==> flow/design.v <==
`timescale 1ns / 1ps
module gauss1d #(
    parameter DATA_WIDTH = 14
)(
    input wire clk,
    input wire rst_n,
    input wire in_window_valid,
    input wire [DATA_WIDTH*5-1:0] in_window_value,
    output reg [4+DATA_WIDTH-1:0] out_event_value,
    output reg out_event_valid
    );
always @(posedge clk or negedge rst_n) begin
    if(~rst_n) begin
        out_event_value <= 0;
        out_event_valid <= 0;
    end
    else begin
        if(in_window_valid == 1) begin
            out_event_value <= in_window_value[DATA_WIDTH*0+DATA_WIDTH-1:DATA_WIDTH*0] + 4*in_window_value[DATA_WIDTH*1+DATA_WIDTH-1:DATA_WIDTH*1] + 6*in_window_value[DATA_WIDTH*2+DATA_WIDTH-1:DATA_WIDTH*2] + 4*in_window_value[DATA_WIDTH*3+DATA_WIDTH-1:DATA_WIDTH*3] + in_window_value[DATA_WIDTH*4+DATA_WIDTH-1:DATA_WIDTH*4];
            out_event_valid <= 1;
        end
        else begin
            out_event_value <= 0;
            out_event_valid <= 0;
        end
    end
end
endmodule
`timescale 1ns / 1ps
module gauss5 #(
    parameter DATA_WIDTH = 14
)(
    input wire clk,
    input wire rst_n,
    input wire [DATA_WIDTH*5*5-1:0] in_window_value,
    input wire in_window_valid,
    input wire [15:0] in_window_addr,
    input wire ready_for_new_event,      
    output reg [8+DATA_WIDTH-1:0] out_event_value,
    output reg out_event_valid,
    output reg [15:0] out_event_addr,
    output wire window_req               
    );
assign window_req = ready_for_new_event;
wire out_event_valid_0;
wire [DATA_WIDTH+4-1:0] out_event_value_0;
gauss1d #(
    .DATA_WIDTH(DATA_WIDTH)
) gauss1d_inst_0 (
    .clk(clk),
    .rst_n(rst_n),
    .in_window_valid(in_window_valid),
    .in_window_value(in_window_value[DATA_WIDTH*5*1-1:DATA_WIDTH*5*0]),
    .out_event_value(out_event_value_0),
    .out_event_valid(out_event_valid_0)
    );
wire out_event_valid_1;
wire [DATA_WIDTH+4-1:0] out_event_value_1;
gauss1d #(
    .DATA_WIDTH(DATA_WIDTH)
) gauss1d_inst_1 (
    .clk(clk),
    .rst_n(rst_n),
    .in_window_valid(in_window_valid),
    .in_window_value(in_window_value[DATA_WIDTH*5*2-1:DATA_WIDTH*5*1]),
    .out_event_value(out_event_value_1),
    .out_event_valid(out_event_valid_1)
    );
wire out_event_valid_2;
wire [DATA_WIDTH+4-1:0] out_event_value_2;
gauss1d #(
    .DATA_WIDTH(DATA_WIDTH)
) gauss1d_inst_2 (
    .clk(clk),
    .rst_n(rst_n),
    .in_window_valid(in_window_valid),
    .in_window_value(in_window_value[DATA_WIDTH*5*3-1:DATA_WIDTH*5*2]),
    .out_event_value(out_event_value_2),
    .out_event_valid(out_event_valid_2)
    );
wire out_event_valid_3;
wire [DATA_WIDTH+4-1:0] out_event_value_3;
gauss1d #(
    .DATA_WIDTH(DATA_WIDTH)
) gauss1d_inst_3 (
    .clk(clk),
    .rst_n(rst_n),
    .in_window_valid(in_window_valid),
    .in_window_value(in_window_value[DATA_WIDTH*5*4-1:DATA_WIDTH*5*3]),
    .out_event_value(out_event_value_3),
    .out_event_valid(out_event_valid_3)
    );
wire out_event_valid_4;
wire [DATA_WIDTH+4-1:0] out_event_value_4;
gauss1d #(
    .DATA_WIDTH(DATA_WIDTH)
) gauss1d_inst_4 (
    .clk(clk),
    .rst_n(rst_n),
    .in_window_valid(in_window_valid),
    .in_window_value(in_window_value[DATA_WIDTH*5*5-1:DATA_WIDTH*5*4]),
    .out_event_value(out_event_value_4),
    .out_event_valid(out_event_valid_4)
    );
always @(posedge clk or negedge rst_n) begin
    if(~rst_n) begin
        out_event_value <= 0;
        out_event_valid <= 0;
        out_event_addr <= 0;
    end
    else begin
        if(out_event_valid_0 == 1 && out_event_valid_1 == 1 && out_event_valid_2 == 1 && out_event_valid_3 == 1 && out_event_valid_4 == 1) begin
            out_event_value <= out_event_value_0 + 4*out_event_value_1 + 6*out_event_value_2 + 4*out_event_value_3 + out_event_value_4;
            out_event_valid <= 1;
            out_event_addr <= in_window_addr;
        end
        else begin
            out_event_value <= 0;
            out_event_valid <= 0;
            out_event_addr <= 0;
        end
    end
end
endmodule
`timescale 1ns / 1ps
module harrisres #(
    parameter DATA_WIDTH = 23
)(
    input wire clk,
    input wire rst_n,
    input wire [DATA_WIDTH-2:0] in_event_value_xx,
    input wire [DATA_WIDTH-1:0] in_event_value_xy,
    input wire [DATA_WIDTH-2:0] in_event_value_yy,
    input wire in_event_valid_xx,
    input wire in_event_valid_xy,
    input wire in_event_valid_yy,
    input wire [15:0] in_event_addr_xx,
    input wire [15:0] in_event_addr_xy,
    input wire [15:0] in_event_addr_yy,
    input wire ready_for_new_event,      
    output reg [DATA_WIDTH+22:0] out_event_value,
    output reg out_event_valid,
    output reg [15:0] out_event_addr,
    output wire event_req                
    );
assign event_req = ready_for_new_event;
always @(posedge clk or negedge rst_n) begin
    if(~rst_n) begin
        out_event_value <= 0;
        out_event_valid <= 0;
        out_event_addr <= 0;
    end
    else begin
        if(in_event_valid_xx == 1 && in_event_valid_xy == 1 && in_event_valid_yy == 1 && in_event_addr_xx == in_event_addr_xy && in_event_addr_xx == in_event_addr_yy) begin
            out_event_value <= 25 * in_event_value_xx * in_event_value_yy - 25 * in_event_value_xy * in_event_value_xy - (in_event_value_xx + in_event_value_yy) * (in_event_value_xx + in_event_value_yy);
            out_event_valid <= 1;
            out_event_addr <= in_event_addr_xx;
        end
        else begin
            out_event_value <= 0;
            out_event_valid <= 0;
            out_event_addr <= 0;
        end
    end
end
endmodule
`timescale 1ns / 1ps
module harris_response (
    input  wire         clk,
    input  wire         rst_n,
    input  wire [349:0] in_window_value_xx,
    input  wire [374:0] in_window_value_xy,
    input  wire [349:0] in_window_value_yy,
    input  wire         in_window_valid,
    input  wire [15:0]  in_window_addr,
    input  wire         ready_for_new_event,
    output wire [45:0]  out_event_value,
    output wire         out_event_valid,
    output wire [15:0]  out_event_addr,
    output wire         window_req
    );
wire [15:0] addr_xx, addr_xy, addr_yy;
wire [21:0] value_xx, value_yy;
wire [22:0] value_xy;
wire valid_xx, valid_xy, valid_yy;
wire req_xx, req_xy, req_yy;
wire event_req;
assign window_req = req_xx & req_xy & req_yy;
gauss5 #(.DATA_WIDTH(14)) gauss5_inst_xx (
    .clk(clk), .rst_n(rst_n),
    .in_window_value(in_window_value_xx), .in_window_valid(in_window_valid),
    .in_window_addr(in_window_addr), .ready_for_new_event(event_req),
    .out_event_valid(valid_xx), .out_event_addr(addr_xx),
    .out_event_value(value_xx), .window_req(req_xx));
gauss5 #(.DATA_WIDTH(15)) gauss5_inst_xy (
    .clk(clk), .rst_n(rst_n),
    .in_window_value(in_window_value_xy), .in_window_valid(in_window_valid),
    .in_window_addr(in_window_addr), .ready_for_new_event(event_req),
    .out_event_valid(valid_xy), .out_event_addr(addr_xy),
    .out_event_value(value_xy), .window_req(req_xy));
gauss5 #(.DATA_WIDTH(14)) gauss5_inst_yy (
    .clk(clk), .rst_n(rst_n),
    .in_window_value(in_window_value_yy), .in_window_valid(in_window_valid),
    .in_window_addr(in_window_addr), .ready_for_new_event(event_req),
    .out_event_valid(valid_yy), .out_event_addr(addr_yy),
    .out_event_value(value_yy), .window_req(req_yy));
harrisres #(.DATA_WIDTH(23)) harrisres_inst (
    .clk(clk), .rst_n(rst_n),
    .in_event_value_xx(value_xx), .in_event_value_yy(value_yy),
    .in_event_value_xy(value_xy),
    .in_event_valid_xx(valid_xx), .in_event_valid_yy(valid_yy),
    .in_event_valid_xy(valid_xy),
    .in_event_addr_xx(addr_xx), .in_event_addr_yy(addr_yy),
    .in_event_addr_xy(addr_xy),
    .ready_for_new_event(ready_for_new_event),
    .out_event_valid(out_event_valid), .out_event_addr(out_event_addr),
    .out_event_value(out_event_value), .event_req(event_req));
endmodule
Step by step through the tools: harris_response
The steps from the RTL of harris_response to its reports follow in flow order.
Lines are those of the file above, counted from 1.
Cell names lack the library's common part.
Not given: --

inputs
  top module = harris_response
  clock input = clk
  library = sky130hd
  corner = tt_025C_1v80

Elaborated design
Source: Yosys, flattened and elaborated, memories not mapped. Widths are those after wreduce; folded enables and synchronous resets count as part of the registers. Registers that Yosys merges into a memory's read port (data or address) are not register bits. Print and check cells do not count. Equal cells are merged and count once.

word-level totals
  output and inout port bits = 64
  register bits = 423
  elaborated cells = 146
  input port bits = 1095

cells by class
  add/sub/neg operators = 75
  multiply operators = 23
  muxes and demuxes = 24

operator list
  kind                                                count
  multiplier 46 x 46 -> 46 bit                        1
  multiplier 46 x 23 -> 46 bit                        1
  multiplier 46 x 22 -> 46 bit                        1
  multiplier 2 x 14 -> 16 bit (first input constant)  10
  adder 17 x 17 -> 18 bit                             10
  adder 18 x 14 -> 18 bit                             10
  adder 18 x 16 -> 18 bit                             10
  2-to-1 mux 18 bit                                   10
  adder 14 x 16 -> 17 bit                             10
  multiplier 2 x 15 -> 17 bit (first input constant)  5
  multiplier 5 x 23 -> 28 bit (first input constant)  1
  multiplier 5 x 22 -> 27 bit (first input constant)  1
  adder 18 x 18 -> 19 bit                             5
  adder 19 x 15 -> 19 bit                             5
  adder 19 x 17 -> 19 bit                             5
  2-to-1 mux 19 bit                                   5
  subtractor 46 bit                                   2
  adder 15 x 17 -> 18 bit                             5
  multiplier 2 x 18 -> 20 bit (first input constant)  2
  2-to-1 mux 46 bit                                   1
  adder 22 x 18 -> 22 bit                             2
  adder 22 x 20 -> 22 bit                             2
  adder 22 bit                                        2
  2-to-1 mux 22 bit                                   2
  adder 18 x 20 -> 21 bit                             2
  multiplier 2 x 19 -> 21 bit (first input constant)  1
  2-to-1 mux 16 bit                                   2
  adder 22 x 22 -> 23 bit                             1

Not listed: further kinds 6, cells in them 8.

Longest topological paths
Yosys ltp: most cells in a row. Word level: on the elaborated netlist, between registers, memories and ports. Mapped: between sequential cells and ports; inverters and the memories' decode and read muxes count.

depth
  depth in word-level cells = 5
  ABC_AREA = 1
  gate-level depth with buffers = 54

Netlist
Yosys stat after the flow's synthesis: flattened, memories mapped to cells. It holds for the ABC_AREA given above (unset counts as 0); a run with the other value may have another netlist.
The area totals of this step are shown rounded.

cell types
  cell      count  total area (µm²)
  fa_1      2413   4.83E+04
  ha_1      1311   1.64E+04
  inv_1     3967   1.49E+04
  dfrtp_1   423    1.06E+04
  nand2_1   1975   7413.36
  a21oi_1   772    3.86E+03
  nor2_1    963    3.61E+03
  o21ai_0   451    2.26E+03
  xor2_1    174    1.52E+03
  xnor2_1   144    1261.21
  nand3_1   204    1.02E+03
  clkbuf_1  244    915.878
  o21bai_1  97     728.198
  a21o_1    45     337.824
  nor3_1    61     305.293
  or2_2     46     287.776
  a31oi_1   34     212.704
  o31ai_1   26     195.187

Not listed: further types 36, cells in them 240.

synthesis totals
  sequential part of the area = 0.01059 mm²
  mapped area = 0.1157 mm²
  flip-flops = 423
  buffers = 269
  cells in the netlist = 13590

Path before layout
OpenSTA on the mapped netlist: ideal clock, no wires. The path of least setup slack (recovery checks aside). Input and output delay are each 20% of the period. Register names are those of the netlist, which keeps one name where synthesis merged equal registers.

timing after synthesis
  kind = reg2reg
  from = register gauss5_inst_xy.out_event_value[0]
  to = register harrisres_inst.out_event_value[45]
  setup time = 0.077 ns
  setup slack = 2.480 ns
  arrival time = 10.443 ns
  path buffers = 3
  clock period = 13.0 ns
  path delay = 10.520 ns
  time at the first pin = 0.000 ns
  stages = 53
  synthesis period reached = 10.52 ns

"path delay" = arrival - input delay + setup time.
"stages" counts driving pins, that of a launching flip-flop among them; a cell with two outputs on the path counts twice.
"synthesis period reached" = period - worst setup slack (recovery checks aside). The figure is calculated, with input and output delays left at 20% of the set period.
The rows between start and end are the longest chain of elaborated cells between them; the timing report does not say that the signal goes this way. Where chains are equally long, one stands for them.
A line is the first line of the expression or statement that the cell stems from. Yosys adds cells for indexed reads and writes and turns some case tables into memories.
A register here has more assigning lines than the two given.

on the way, after synthesis
  path through = dfrtp_1 -> clkbuf_1 -> inv_1 -> clkbuf_1 -> ha_1 -> ha_1 -> ha_1 -> fa_1 -> nand2_1 -> a21oi_1 -> a21oi_1 -> nor2_1 -> nor2_1 -> inv_1 -> a21oi_1 -> inv_1 -> a21oi_1 -> inv_1 -> [17 not listed] -> fa_1 -> inv_1 -> fa_1 -> inv_1 -> ha_1 -> a21oi_1 -> inv_1 -> a21oi_1 -> nand2_1 -> o21ai_0 -> nand3_1 -> a21oi_1 -> inv_1 -> nand2_1 -> nand2_1 -> inv_1 -> nand3_1 -> a21oi_1
  cells in the longest elaborated chain = 5

RTL lines, path after synthesis
  what                            line  RTL
  start, declared                 39    output reg [8+DATA_WIDTH-1:0] out_event_value,
  start, assigned                 107   out_event_value <= 0;
  start, assigned                 113   out_event_value <= out_event_value_0 + 4*out_event_value_1 + 6*out_event_value_2 + 4*out_event_value_3 + out_e ...
  multiplier 5 x 23 -> 28 bit     155   out_event_value <= 25 * in_event_value_xx * in_event_value_yy - 25 * in_event_value_xy * in_event_value_xy - ( ...
  multiplier 46 x 23 -> 46 bit    155
  subtractor 46 bit (2 in a row)  155
  2-to-1 mux 46 bit               154   if(in_event_valid_xx == 1 && in_event_valid_xy == 1 && in_event_valid_yy == 1 && in_event_addr_xx == in_event_ ...
  end, assigned                   149   out_event_value <= 0;
  end, assigned                   155
  end, declared                   141   output reg [DATA_WIDTH+22:0] out_event_value,

Worst path after layout
Path of least setup slack in the final report of record 1 (OpenROAD, finished layout, wires in). Where an end is a register, its clock arrival counts in the times.

timing post-layout
  kind = reg2reg
  from = register gauss5_inst_xy.out_event_value[1]
  to = register harrisres_inst.out_event_value[43]
  stages = 47
  path buffers = 1
  setup time = 0.08 ns
  clock period = 20.0 ns
  arrival time = 13.68 ns
  setup slack = 7.08 ns
  time at the first pin = 0.85 ns

The rows between start and end are the longest chain of elaborated cells between them; the timing report does not say that the signal goes this way. Where chains are equally long, one stands for them.
A register here has more assigning lines than the two given.

on the way, post-layout
  path through = dfrtp_1 -> buf_4 -> ha_1 -> ha_1 -> fa_1 -> ha_1 -> a21oi_1 -> nand2_1 -> a21oi_1 -> o21ai_0 -> a21oi_1 -> o21ai_0 -> or2_2 -> nand2_1 -> inv_1 -> nand2_1 -> fa_1 -> fa_1 -> [11 not listed] -> inv_1 -> fa_1 -> inv_1 -> fa_1 -> inv_1 -> ha_1 -> nand2_1 -> nor2_1 -> inv_1 -> nor2_1 -> o21ai_0 -> o211ai_1 -> nand2_1 -> nand3_1 -> nand4_1 -> o211ai_1 -> o21ai_0 -> a21oi_1
  cells in the longest elaborated chain = 5

RTL lines, path post-layout
  what                            line  RTL
  start, declared                 39    output reg [8+DATA_WIDTH-1:0] out_event_value,
  start, assigned                 107   out_event_value <= 0;
  start, assigned                 113   out_event_value <= out_event_value_0 + 4*out_event_value_1 + 6*out_event_value_2 + 4*out_event_value_3 + out_e ...
  multiplier 5 x 23 -> 28 bit     155   out_event_value <= 25 * in_event_value_xx * in_event_value_yy - 25 * in_event_value_xy * in_event_value_xy - ( ...
  multiplier 46 x 23 -> 46 bit    155
  subtractor 46 bit (2 in a row)  155
  2-to-1 mux 46 bit               154   if(in_event_valid_xx == 1 && in_event_valid_xy == 1 && in_event_valid_yy == 1 && in_event_addr_xx == in_event_ ...
  end, assigned                   149   out_event_value <= 0;
  end, assigned                   155
  end, declared                   141   output reg [DATA_WIDTH+22:0] out_event_value,

Data sheet: physical implementation of harris_response

4 stored runs of harris_response in the flow (synthesis by Yosys, layout by OpenROAD, sky130hd cells), in arbitrary order. Constraints: input delay and output delay 20% of the set period each, output load 0.01 pF.
"achieved clock period": clock period set for the run, less the worst setup slack. It is reckoned from that one timing run; input and output delays stay at 20% of the period that was set.
The measured numbers are rounded.

Record 1
==> flow/run.sh <==
#!/bin/bash
# the make line also repeats the synthesis and layout settings of config.mk as NAME=value (left out here)
make -C /OpenROAD-flow-scripts/flow DESIGN_CONFIG=/design/flow/config.mk WORK_HOME=/design/flow/orfs CLKGATE_MAP_FILE= finish
==> flow/config.mk <==
export PLATFORM = sky130hd
export DESIGN_NAME = harris_response
export DESIGN_NICKNAME = harris_response
export VERILOG_FILES = /design/flow/design.v
export SDC_FILE = /design/flow/constraint.sdc
export NUM_CORES = 4
export LEC_CHECK = 0
export ABC_AREA = 1
export CAP_MARGIN = 0
export CORE_ASPECT_RATIO = 1.12
export CORE_MARGIN = 7
export CORE_UTILIZATION = 26
export CTS_CLUSTER_DIAMETER = 32
export GPL_ROUTABILITY_DRIVEN = 0
export HOLD_SLACK_MARGIN = 0.28
export MAX_ROUTING_LAYER = met4
export SLEW_MARGIN = 20
==> flow/constraint.sdc <==
create_clock -name core_clock -period 20.0 [get_ports {clk}]
set_input_delay 4.0000 -clock core_clock [delete_from_list [all_inputs] [get_ports {clk}]]
set_output_delay 4.0000 -clock core_clock [all_outputs]
set_load 0.01 [all_outputs]

==> results of record 1 <==
chip area after synthesis (Yosys): 0.1157 mm²
die area: 0.4639 mm²
standard-cell area of the final layout: 0.1397 mm²
worst setup slack after layout: 7.079 ns
total negative slack: 0.000 ns
achieved clock period: 12.921 ns

Record 2
==> flow/run.sh <==
#!/bin/bash
# the make line also repeats the synthesis and layout settings of config.mk as NAME=value (left out here)
make -C /OpenROAD-flow-scripts/flow DESIGN_CONFIG=/design/flow/config.mk WORK_HOME=/design/flow/orfs CLKGATE_MAP_FILE= finish
==> flow/config.mk <==
export PLATFORM = sky130hd
export DESIGN_NAME = harris_response
export DESIGN_NICKNAME = harris_response
export VERILOG_FILES = /design/flow/design.v
export SDC_FILE = /design/flow/constraint.sdc
export NUM_CORES = 4
export LEC_CHECK = 0
export ABC_AREA = 0
export CAP_MARGIN = 0
export CORE_ASPECT_RATIO = 1.07
export CORE_MARGIN = 7
export CORE_UTILIZATION = 26
export CTS_CLUSTER_DIAMETER = 32
export CTS_CLUSTER_SIZE = 79
export GPL_ROUTABILITY_DRIVEN = 0
export MAX_ROUTING_LAYER = met5
export PLACE_DENSITY_LB_ADDON = 0.28
export SETUP_SLACK_MARGIN = -0.46
export SLEW_MARGIN = 20
==> flow/constraint.sdc <==
create_clock -name core_clock -period 20.0 [get_ports {clk}]
set_input_delay 4.0000 -clock core_clock [delete_from_list [all_inputs] [get_ports {clk}]]
set_output_delay 4.0000 -clock core_clock [all_outputs]
set_load 0.01 [all_outputs]

==> results of record 2 <==
chip area after synthesis (Yosys): 0.115 mm²
die area: 0.461 mm²
standard-cell area of the final layout: 0.1388 mm²
worst setup slack after layout: 5.749 ns
total negative slack: 0.000 ns
achieved clock period: 14.251 ns

Record 3
==> flow/run.sh <==
#!/bin/bash
# the make line also repeats the synthesis and layout settings of config.mk as NAME=value (left out here)
make -C /OpenROAD-flow-scripts/flow DESIGN_CONFIG=/design/flow/config.mk WORK_HOME=/design/flow/orfs CLKGATE_MAP_FILE= finish
==> flow/config.mk <==
export PLATFORM = sky130hd
export DESIGN_NAME = harris_response
export DESIGN_NICKNAME = harris_response
export VERILOG_FILES = /design/flow/design.v
export SDC_FILE = /design/flow/constraint.sdc
export NUM_CORES = 4
export LEC_CHECK = 0
export ABC_AREA = 1
export CAP_MARGIN = 20
export CELL_PAD_IN_SITES_DETAIL_PLACEMENT = 1
export CELL_PAD_IN_SITES_GLOBAL_PLACEMENT = 2
export CORE_ASPECT_RATIO = 1.53
export CORE_MARGIN = 10
export CORE_UTILIZATION = 26
export CTS_CLUSTER_DIAMETER = 89
export MAX_ROUTING_LAYER = met4
export PLACE_DENSITY_LB_ADDON = 0.11
export SETUP_SLACK_MARGIN = 0.53
export SLEW_MARGIN = 20
export TNS_END_PERCENT = 55
==> flow/constraint.sdc <==
create_clock -name core_clock -period 13.0 [get_ports {clk}]
set_input_delay 2.6000 -clock core_clock [delete_from_list [all_inputs] [get_ports {clk}]]
set_output_delay 2.6000 -clock core_clock [all_outputs]
set_load 0.01 [all_outputs]

==> results of record 3 <==
chip area after synthesis (Yosys): 0.1157 mm²
die area: 0.4727 mm²
standard-cell area of the final layout: 0.1385 mm²
worst setup slack after layout: 1.062 ns
total negative slack: 0.000 ns
achieved clock period: 11.938 ns

Record 4
==> flow/run.sh <==
#!/bin/bash
# the make line also repeats the synthesis and layout settings of config.mk as NAME=value (left out here)
make -C /OpenROAD-flow-scripts/flow DESIGN_CONFIG=/design/flow/config.mk WORK_HOME=/design/flow/orfs CLKGATE_MAP_FILE= finish
==> flow/config.mk <==
export PLATFORM = sky130hd
export DESIGN_NAME = harris_response
export DESIGN_NICKNAME = harris_response
export VERILOG_FILES = /design/flow/design.v
export SDC_FILE = /design/flow/constraint.sdc
export NUM_CORES = 4
export LEC_CHECK = 0
export ABC_AREA = 1
export CAP_MARGIN = 0
export CORE_ASPECT_RATIO = 1.12
export CORE_MARGIN = 2
export CORE_UTILIZATION = 54
export CTS_CLUSTER_DIAMETER = 32
export HOLD_SLACK_MARGIN = 0.28
export MAX_ROUTING_LAYER = met4
export SLEW_MARGIN = 20
==> flow/constraint.sdc <==
create_clock -name core_clock -period 20.0 [get_ports {clk}]
set_input_delay 4.0000 -clock core_clock [delete_from_list [all_inputs] [get_ports {clk}]]
set_output_delay 4.0000 -clock core_clock [all_outputs]
set_load 0.01 [all_outputs]

==> results of record 4 <==
chip area after synthesis (Yosys): 0.1157 mm²
die area: 0.218 mm²
standard-cell area of the final layout: 0.1345 mm²
worst setup slack after layout: 6.722 ns
total negative slack: 0.000 ns
achieved clock period: 13.278 ns
